==> flow/design.v <==
module alu16bit (
  input clk,                 
  input reset,               
  input [2:0] operation,     
  input [15:0] operand_A,
  input [15:0] operand_B,
  output reg [31:0] result, 
  output reg carry_flag,
  output reg zero_flag
);
parameter [2:0] ADD  = 3'b000,
                SUB  = 3'b001,
                MUL  = 3'b010,
                AND  = 3'b011,
                OR   = 3'b100,
                NAND = 3'b101,
                NOR  = 3'b110,
                XOR  = 3'b111;
reg [31:0] alu_result;  
reg alu_carry;
reg alu_zero;
always @(*) begin
  alu_result = 32'b0;
  alu_carry  = 1'b0;
  alu_zero   = 1'b0;
  case (operation)
    ADD: begin
      {alu_carry, alu_result} = {1'b0, operand_A} + {1'b0, operand_B};
      alu_zero = (alu_result[15:0] == 16'b0);
    end
    SUB: begin
      {alu_carry, alu_result} = {1'b0, operand_A} - {1'b0, operand_B};
      alu_zero = (alu_result[15:0] == 16'b0);
    end
    MUL: begin
      alu_result = operand_A * operand_B;   
      alu_zero = (alu_result == 32'b0);
    end
    AND: begin
      alu_result = {16'b0, (operand_A & operand_B)};
      alu_zero = (alu_result[15:0] == 16'b0);
    end
    OR: begin
      alu_result = {16'b0, (operand_A | operand_B)};
      alu_zero = (alu_result[15:0] == 16'b0);
    end
    NAND: begin
      alu_result = {16'b0, ~(operand_A & operand_B)};
      alu_zero = (alu_result[15:0] == 16'b0);
    end
    NOR: begin
      alu_result = {16'b0, ~(operand_A | operand_B)};
      alu_zero = (alu_result[15:0] == 16'b0);
    end
    XOR: begin
      alu_result = {16'b0, (operand_A ^ operand_B)};
      alu_zero = (alu_result[15:0] == 16'b0);
    end
    default: begin
      alu_result = 32'b0;
      alu_carry  = 1'b0;
      alu_zero   = 1'b1;
    end
  endcase
end
always @(posedge clk) begin
  if (reset) begin
    result     <= 32'b0;
    carry_flag <= 1'b0;
    zero_flag  <= 1'b0;
  end else begin
    result     <= alu_result;
    carry_flag <= alu_carry;
    zero_flag  <= alu_zero;
  end
end
endmodule
Lab notebook: alu16bit

Step by step through the tools: alu16bit
Each step is given for the RTL above and for the edited RTL.
Lines under "orig" count in the file above, lines under "edited" in the edited file.
"diff": "edited" minus "orig" as printed here. "change_rel_pct": 100 x difference / "orig".
Operators carry their Yosys type and port widths (W data, S select, Z words).
Library cell names are shortened.
{"block": "setup", "design": "alu16bit", "clock": "clk", "cell_library": "sky130hd", "lib_corner": "tt_025C_1v80"}

Diff
The edit as a unified diff against the file above.
The edited RTL no longer does the same as the RTL above: the edit was made by script, with no optimisation intended.
begin of diff
@@ -65,9 +65,5 @@
 end
 always @(posedge clk) begin
-  if (reset) begin
-    result     <= 32'b0;
-    carry_flag <= 1'b0;
-    zero_flag  <= 1'b0;
-  end else begin
+  begin
     result     <= alu_result;
     carry_flag <= alu_carry;
end of diff

Elaborated design
Yosys after proc, flatten, opt, wreduce and memory -nomap, before mapping. Enables and synchronous resets that opt folds into registers are not counted as muxes. Memory bits, and registers merged into a memory's read port (data or address), are not among the register bits. Print and check cells are not counted. Equal cells are merged and count once.
{"block": "op_classes", "item": "bitwise", "orig": 5, "edited": 5, "diff": 0, "change_rel_pct": 0.00}
{"block": "op_classes", "item": "compare", "orig": 0, "edited": 0, "diff": 0}
{"block": "op_classes", "item": "n_shift", "orig": 0, "edited": 0, "diff": 0}
{"block": "op_classes", "item": "n_mul", "orig": 1, "edited": 1, "diff": 0, "change_rel_pct": 0.00}
{"block": "op_classes", "item": "addsub", "orig": 2, "edited": 2, "diff": 0, "change_rel_pct": 0.00}
{"block": "op_classes", "item": "eq_ne", "orig": 7, "edited": 7, "diff": 0, "change_rel_pct": 0.00}
{"block": "op_classes", "item": "n_div", "orig": 0, "edited": 0, "diff": 0}
{"block": "op_classes", "item": "reduce_and_logical", "orig": 10, "edited": 10, "diff": 0, "change_rel_pct": 0.00}
{"block": "op_classes", "item": "mux", "orig": 3, "edited": 3, "diff": 0, "change_rel_pct": 0.00}
Operator kinds equal on both sides are left out: 17.
{"block": "bits", "item": "ramBits", "orig": 0, "edited": 0, "diff": 0}
{"block": "bits", "item": "output_inout_bits", "orig": 34, "edited": 34, "diff": 0, "change_rel_pct": 0.00}
{"block": "bits", "item": "clocked_rd_ports_x_width", "orig": 0, "edited": 0, "diff": 0}
{"block": "bits", "item": "wordCells", "orig": 31, "edited": 31, "diff": 0, "change_rel_pct": 0.00}
{"block": "bits", "item": "latch_bits", "orig": 0, "edited": 0, "diff": 0}
{"block": "bits", "item": "mem_count", "orig": 0, "edited": 0, "diff": 0}
{"block": "bits", "item": "register_bits", "orig": 34, "edited": 34, "diff": 0, "change_rel_pct": 0.00}
{"block": "bits", "item": "mem_bits_ro", "orig": 0, "edited": 0, "diff": 0}
{"block": "bits", "item": "input_bits", "orig": 37, "edited": 37, "diff": 0, "change_rel_pct": 0.00}

Longest topological paths
Depth = most cells in a row (Yosys ltp): at word level without a register or memory, in the mapped netlist without a sequential cell, where the memories' decode and read muxes count.
{"block": "depth", "item": "ltp_word", "orig": 4, "edited": 4, "diff": 0, "change_rel_pct": 0.00}
{"block": "depth", "item": "ABC_AREA", "orig": "0", "edited": "0"}
{"block": "depth", "item": "depth_mapped", "orig": 25, "edited": 25, "diff": 0, "change_rel_pct": 0.00}
{"block": "depth", "item": "mapped_depth_nobuf", "orig": 24, "edited": 23, "diff": -1, "change_rel_pct": -4.17}

Mapped cells and area
Source: synth_stat.txt of the flow (Yosys; design flattened, memories mapped). It holds for the ABC_AREA given above (unset counts as 0); a run with the other value may have another netlist.
{"block": "types", "type": "nor2_1", "orig": 187, "edited": 164, "diff": -23, "change_rel_pct": -12.30}
{"block": "types", "type": "nor3_1", "orig": 33, "edited": 17, "diff": -16, "change_rel_pct": -48.48}
{"block": "types", "type": "a21oi_1", "orig": 67, "edited": 82, "diff": 15, "change_rel_pct": 22.39}
{"block": "types", "type": "clkbuf_1", "orig": 59, "edited": 70, "diff": 11, "change_rel_pct": 18.64}
{"block": "types", "type": "o21ai_0", "orig": 52, "edited": 62, "diff": 10, "change_rel_pct": 19.23}
{"block": "types", "type": "xor2_1", "orig": 24, "edited": 15, "diff": -9, "change_rel_pct": -37.50}
{"block": "types", "type": "xnor2_1", "orig": 29, "edited": 37, "diff": 8, "change_rel_pct": 27.59}
{"block": "types", "type": "or3_1", "orig": 12, "edited": 5, "diff": -7, "change_rel_pct": -58.33}
{"block": "types", "type": "o2111ai_1", "orig": 6, "edited": 0, "diff": -6, "change_rel_pct": -100.00}
{"block": "types", "type": "o21bai_1", "orig": 10, "edited": 5, "diff": -5, "change_rel_pct": -50.00}
{"block": "types", "type": "nor2b_1", "orig": 7, "edited": 12, "diff": 5, "change_rel_pct": 71.43}
{"block": "types", "type": "o22ai_1", "orig": 3, "edited": 8, "diff": 5, "change_rel_pct": 166.67}
{"block": "types", "type": "o21a_1", "orig": 12, "edited": 8, "diff": -4, "change_rel_pct": -33.33}
{"block": "types", "type": "o211ai_1", "orig": 8, "edited": 12, "diff": 4, "change_rel_pct": 50.00}
{"block": "types", "type": "nand2b_1", "orig": 7, "edited": 11, "diff": 4, "change_rel_pct": 57.14}
{"block": "types", "type": "a211o_1", "orig": 2, "edited": 6, "diff": 4, "change_rel_pct": 200.00}
{"block": "types", "type": "and3_1", "orig": 1, "edited": 5, "diff": 4, "change_rel_pct": 400.00}
{"block": "types", "type": "a21o_1", "orig": 12, "edited": 15, "diff": 3, "change_rel_pct": 25.00}
Cell types equal on both sides are left out: 16.
The list need not be complete.
{"block": "synth_totals", "item": "synth_area_mm2", "orig": 0.0126021, "edited": 0.0125733, "diff": -0.0000288, "change_rel_pct": -0.23}
{"block": "synth_totals", "item": "mapped_cells", "orig": 1602, "edited": 1597, "diff": -5, "change_rel_pct": -0.31}
{"block": "synth_totals", "item": "seq_area_mm2", "orig": 0.0006807, "edited": 0.0006807, "diff": 0.0000000, "change_rel_pct": 0.00}
{"block": "synth_totals", "item": "n_buf", "orig": 76, "edited": 85, "diff": 9, "change_rel_pct": 11.84}
{"block": "synth_totals", "item": "ffs", "orig": 34, "edited": 34, "diff": 0, "change_rel_pct": 0.00}

Worst setup path after synthesis
Source: OpenSTA report_checks on the synthesized netlist (no wires, ideal clock, input and output delay 20% of the period each), path of least setup slack; recovery checks are left aside. Register names are those of the netlist, which keeps one name where synthesis merged equal registers.
{"block": "synth_path", "item": "path_kind", "orig": "input-to-reg", "edited": "input-to-reg"}
{"block": "synth_path", "item": "from", "orig": "input operand_B[4]", "edited": "input operand_A[7]"}
{"block": "synth_path", "item": "to", "orig": "register result[30]", "edited": "register zero_flag"}
{"block": "synth_path", "item": "input_delay_ps", "orig": 1440, "edited": 1440, "diff": 0, "change_rel_pct": 0.00}
{"block": "synth_path", "item": "arrival_ps", "orig": 7215, "edited": 7544, "diff": 329, "change_rel_pct": 4.56}
{"block": "synth_path", "item": "path_buffers", "orig": 1, "edited": 1, "diff": 0, "change_rel_pct": 0.00}
{"block": "synth_path", "item": "period_ps", "orig": 7200, "edited": 7200, "diff": 0, "change_rel_pct": 0.00}
{"block": "synth_path", "item": "driving_pins", "orig": 24, "edited": 24, "diff": 0, "change_rel_pct": 0.00}
{"block": "synth_path", "item": "t_first_pin_ps", "orig": 1440, "edited": 1440, "diff": 0, "change_rel_pct": 0.00}
{"block": "synth_path", "item": "setup_time_ps", "orig": 66, "edited": 69, "diff": 3}
{"block": "synth_path", "item": "path_slack_ps", "orig": -80, "edited": -413, "diff": -333}
{"block": "synth_path", "item": "delay_ps", "orig": 5841, "edited": 6173, "diff": 332, "change_rel_pct": 5.68}
{"block": "synth_path", "item": "t_required_ps", "orig": 7134, "edited": 7131, "diff": -3, "change_rel_pct": -0.04}
{"block": "synth_path", "item": "period_less_setup_slack_ps", "orig": 7280, "edited": 7613, "diff": 333, "change_rel_pct": 4.57}
"delay_ps" is the arrival time less input delay plus setup time.
"driving_pins" counts driving pins, that of a launching flip-flop among them; a cell with two outputs on the path counts twice.
"period_less_setup_slack_ps" is the clock period less the worst setup slack; recovery checks do not enter. This is arithmetic on one report: input and output delays are still those of the set period (20% each).
Between the ends stands the longest chain of elaborated cells between them, by number of cells; it is not shown to be the way that was timed. Of several equally long chains one is given.
Each line given opens the expression or statement behind the cell; cells for indexed reads and writes are added by Yosys, which also makes memories of some case tables.
{"block": "synth_between_orig", "cell_sequence": "inv_1 buf_1 nor2_1 fa_1 inv_1 fa_1 fa_1 inv_1 fa_1 fa_1 inv_1 fa_1 inv_1 ha_1 nand3_1 nor2_1 a221oi_1 o221a_2 a2bb2oi_1 a31oi_1 or3_1 and4_1 o21a_1 nor2_1", "elab_chain_cells": 2, "cells_between": 3, "lines_between": 3, "classes_between": "add/sub (1); mul (1); mux (1)"}
{"block": "synth_rtl_orig", "item": "start, declared", "line": 6, "rtl": "input [15:0] operand_B,"}
{"block": "synth_rtl_orig", "item": "$mul A16 B16 Y32", "line": 36, "rtl": "alu_result = operand_A * operand_B;"}
{"block": "synth_rtl_orig", "item": "$pmux W32 S8", "line": 26, "rtl": "case (operation)"}
{"block": "synth_rtl_orig", "item": "end, assigned", "line": 68, "rtl": "result     <= 32'b0;"}
{"block": "synth_rtl_orig", "item": "end, assigned", "line": 72, "rtl": "result     <= alu_result;"}
{"block": "synth_rtl_orig", "item": "end, declared", "line": 7, "rtl": "output reg [31:0] result,"}
{"block": "synth_between_edited", "cell_sequence": "ha_1 clkbuf_1 inv_1 fa_1 inv_1 fa_1 inv_1 fa_1 inv_1 fa_1 fa_1 inv_1 fa_1 inv_1 ha_1 a21oi_2 o21ai_0 a21oi_1 a21o_4 a21boi_2 or3_1 a2111o_1 or4_1 o21ai_1", "elab_chain_cells": 4, "cells_between": 17, "classes_between": "add/sub (2); mul (1); mux (1); logic (5); reduce/logical (8)"}
{"block": "synth_rtl_edited", "item": "start, declared", "line": 5, "rtl": "input [15:0] operand_A,"}
{"block": "synth_rtl_edited", "item": "$or A16 B16 Y16", "line": 52, "rtl": "alu_result = {16'b0, ~(operand_A | operand_B)};"}
{"block": "synth_rtl_edited", "item": "$not A16 Y16", "line": 52}
{"block": "synth_rtl_edited", "item": "$logic_not A16 Y1", "line": 53, "rtl": "alu_zero = (alu_result[15:0] == 16'b0);"}
{"block": "synth_rtl_edited", "item": "$pmux W1 S8", "line": 26, "rtl": "case (operation)"}
{"block": "synth_rtl_edited", "item": "end, assigned", "line": 70, "rtl": "zero_flag  <= alu_zero;"}
{"block": "synth_rtl_edited", "item": "end, declared", "line": 9, "rtl": "output reg zero_flag"}

Worst path after layout
Path of least setup slack in the final report of the runs of pair A (OpenROAD, finished layout, wires in). Where an end is a register, its clock arrival counts in the times.
The report prints the path's times to 10 ps; the period is as set.
{"block": "layout_path", "item": "path_kind", "orig": "input-to-reg", "edited": "input-to-reg"}
{"block": "layout_path", "item": "from", "orig": "input operand_A[3]", "edited": "input operand_A[5]"}
{"block": "layout_path", "item": "to", "orig": "register zero_flag", "edited": "register zero_flag"}
{"block": "layout_path", "item": "setup_time_ps", "orig": 70, "edited": 60, "diff": -10}
{"block": "layout_path", "item": "t_required_ps", "orig": 7320, "edited": 7340, "diff": 20, "change_rel_pct": 0.27}
{"block": "layout_path", "item": "path_buffers", "orig": 4, "edited": 2, "diff": -2, "change_rel_pct": -50.00}
{"block": "layout_path", "item": "arrival_ps", "orig": 7240, "edited": 7580, "diff": 340, "change_rel_pct": 4.70}
{"block": "layout_path", "item": "period_ps", "orig": 7110, "edited": 7110, "diff": 0, "change_rel_pct": 0.00}
{"block": "layout_path", "item": "t_first_pin_ps", "orig": 1420, "edited": 1420, "diff": 0, "change_rel_pct": 0.00}
{"block": "layout_path", "item": "driving_pins", "orig": 26, "edited": 24, "diff": -2, "change_rel_pct": -7.69}
{"block": "layout_path", "item": "path_slack_ps", "orig": 80, "edited": -240, "diff": -320}
{"block": "layout_path", "item": "input_delay_ps", "orig": 1420, "edited": 1420, "diff": 0, "change_rel_pct": 0.00}
Between the ends stands the longest chain of elaborated cells between them, by number of cells; it is not shown to be the way that was timed. Of several equally long chains one is given.
{"block": "layout_between_orig", "cell_sequence": "buf_4 clkinvlp_4 buf_6 buf_6 nor2_2 fa_1 inv_2 fa_2 fa_2 fa_1 inv_2 fa_1 inv_2 fa_1 inv_2 ha_4 and3_4 o21a_1 o31a_1 a211o_4 buf_4 xnor2_1 or3_4 nor4_4 nand4_1 o21ai_1", "elab_chain_cells": 4, "cells_between": 17, "classes_between": "add/sub (2); mul (1); mux (1); logic (5); reduce/logical (8)"}
{"block": "layout_rtl_orig", "item": "start, declared", "line": 5, "rtl": "input [15:0] operand_A,"}
{"block": "layout_rtl_orig", "item": "$or A16 B16 Y16", "line": 52, "rtl": "alu_result = {16'b0, ~(operand_A | operand_B)};"}
{"block": "layout_rtl_orig", "item": "$not A16 Y16", "line": 52}
{"block": "layout_rtl_orig", "item": "$logic_not A16 Y1", "line": 53, "rtl": "alu_zero = (alu_result[15:0] == 16'b0);"}
{"block": "layout_rtl_orig", "item": "$pmux W1 S8", "line": 26, "rtl": "case (operation)"}
{"block": "layout_rtl_orig", "item": "end, assigned", "line": 70, "rtl": "zero_flag  <= 1'b0;"}
{"block": "layout_rtl_orig", "item": "end, assigned", "line": 74, "rtl": "zero_flag  <= alu_zero;"}
{"block": "layout_rtl_orig", "item": "end, declared", "line": 9, "rtl": "output reg zero_flag"}
{"block": "layout_between_edited", "cell_sequence": "buf_4 buf_4 nand2_1 fa_1 inv_2 fa_1 inv_1 fa_1 inv_2 fa_2 fa_1 inv_1 fa_1 inv_2 ha_4 a21oi_4 nor2_1 nor3_2 a211oi_2 o41ai_4 xnor2_1 a2111o_1 or4_4 o21ai_2", "elab_chain_cells": 4, "cells_between": 17, "classes_between": "add/sub (2); mul (1); mux (1); logic (5); reduce/logical (8)"}
{"block": "layout_rtl_edited", "item": "start, declared", "line": 5, "rtl": "input [15:0] operand_A,"}
{"block": "layout_rtl_edited", "item": "$or A16 B16 Y16", "line": 52, "rtl": "alu_result = {16'b0, ~(operand_A | operand_B)};"}
{"block": "layout_rtl_edited", "item": "$not A16 Y16", "line": 52}
{"block": "layout_rtl_edited", "item": "$logic_not A16 Y1", "line": 53, "rtl": "alu_zero = (alu_result[15:0] == 16'b0);"}
{"block": "layout_rtl_edited", "item": "$pmux W1 S8", "line": 26, "rtl": "case (operation)"}
{"block": "layout_rtl_edited", "item": "end, assigned", "line": 70, "rtl": "zero_flag  <= alu_zero;"}
{"block": "layout_rtl_edited", "item": "end, declared", "line": 9, "rtl": "output reg zero_flag"}

Flow runs
Runs of the flow (Yosys, OpenROAD) on both versions; the two runs of a pair have the same settings. The constraints put input and output delay at 20% of the set period each and load the outputs with 0.01 pF.
{"block": "settings_pair_A", "period_ns": 7.11, "CAP_MARGIN": 20, "CORE_MARGIN": 2, "CORE_UTILIZATION": 40, "SLEW_MARGIN": 20}
{"block": "results_pair_A", "item": "post_route_stdcell_area_mm2", "orig": 0.0172828, "edited": 0.016915, "diff": -0.0003678, "change_rel_pct": -2.13}
{"block": "results_pair_A", "item": "final_hold_ws_ps", "orig": 1899, "edited": 2021, "diff": 122}
{"block": "results_pair_A", "item": "period_reached_ps", "orig": 7029, "edited": 7347, "diff": 318, "change_rel_pct": 4.52}
{"block": "results_pair_A", "item": "setup_worst_slack_ps", "orig": 81, "edited": -237, "diff": -318}
{"block": "results_pair_A", "item": "dieArea_mm2", "orig": 0.0329404, "edited": 0.0328679, "diff": -0.0000725, "change_rel_pct": -0.22}
{"block": "results_pair_A", "item": "yosys.chip_area_mm2", "orig": 0.0126021, "edited": 0.0125733, "diff": -0.0000288, "change_rel_pct": -0.23}
{"block": "results_pair_A", "item": "total_negative_slack_ps", "orig": 0, "edited": -371, "diff": -371}
{"block": "settings_pair_B", "CELL_PAD_IN_SITES_GLOBAL_PLACEMENT": 3, "CORE_MARGIN": 3, "CORE_UTILIZATION": 28, "CTS_CLUSTER_SIZE": 77, "GPL_ROUTABILITY_DRIVEN": 0, "GPL_TIMING_DRIVEN": 1, "MIN_ROUTING_LAYER": "met2", "PLACE_DENSITY_LB_ADDON": 0.07, "SLEW_MARGIN": 10, "period_ns": 6.18, "CAP_MARGIN": 20}
{"block": "results_pair_B", "item": "post_route_stdcell_area_mm2", "orig": 0.0188418, "edited": 0.0193548, "diff": 0.0005130, "change_rel_pct": 2.72}
{"block": "results_pair_B", "item": "final_hold_ws_ps", "orig": 1516, "edited": 1830, "diff": 314}
{"block": "results_pair_B", "item": "period_reached_ps", "orig": 6980, "edited": 7302, "diff": 322, "change_rel_pct": 4.61}
{"block": "results_pair_B", "item": "setup_worst_slack_ps", "orig": -800, "edited": -1122, "diff": -322}
{"block": "results_pair_B", "item": "dieArea_mm2", "orig": 0.0475894, "edited": 0.0474826, "diff": -0.0001068, "change_rel_pct": -0.22}
{"block": "results_pair_B", "item": "yosys.chip_area_mm2", "orig": 0.0126021, "edited": 0.0125733, "diff": -0.0000288, "change_rel_pct": -0.23}
{"block": "results_pair_B", "item": "total_negative_slack_ps", "orig": -9162, "edited": -9954, "diff": -792}
"period_reached_ps" = clock period - worst setup slack. The figure is calculated, with input and output delays left at 20% of the set period.
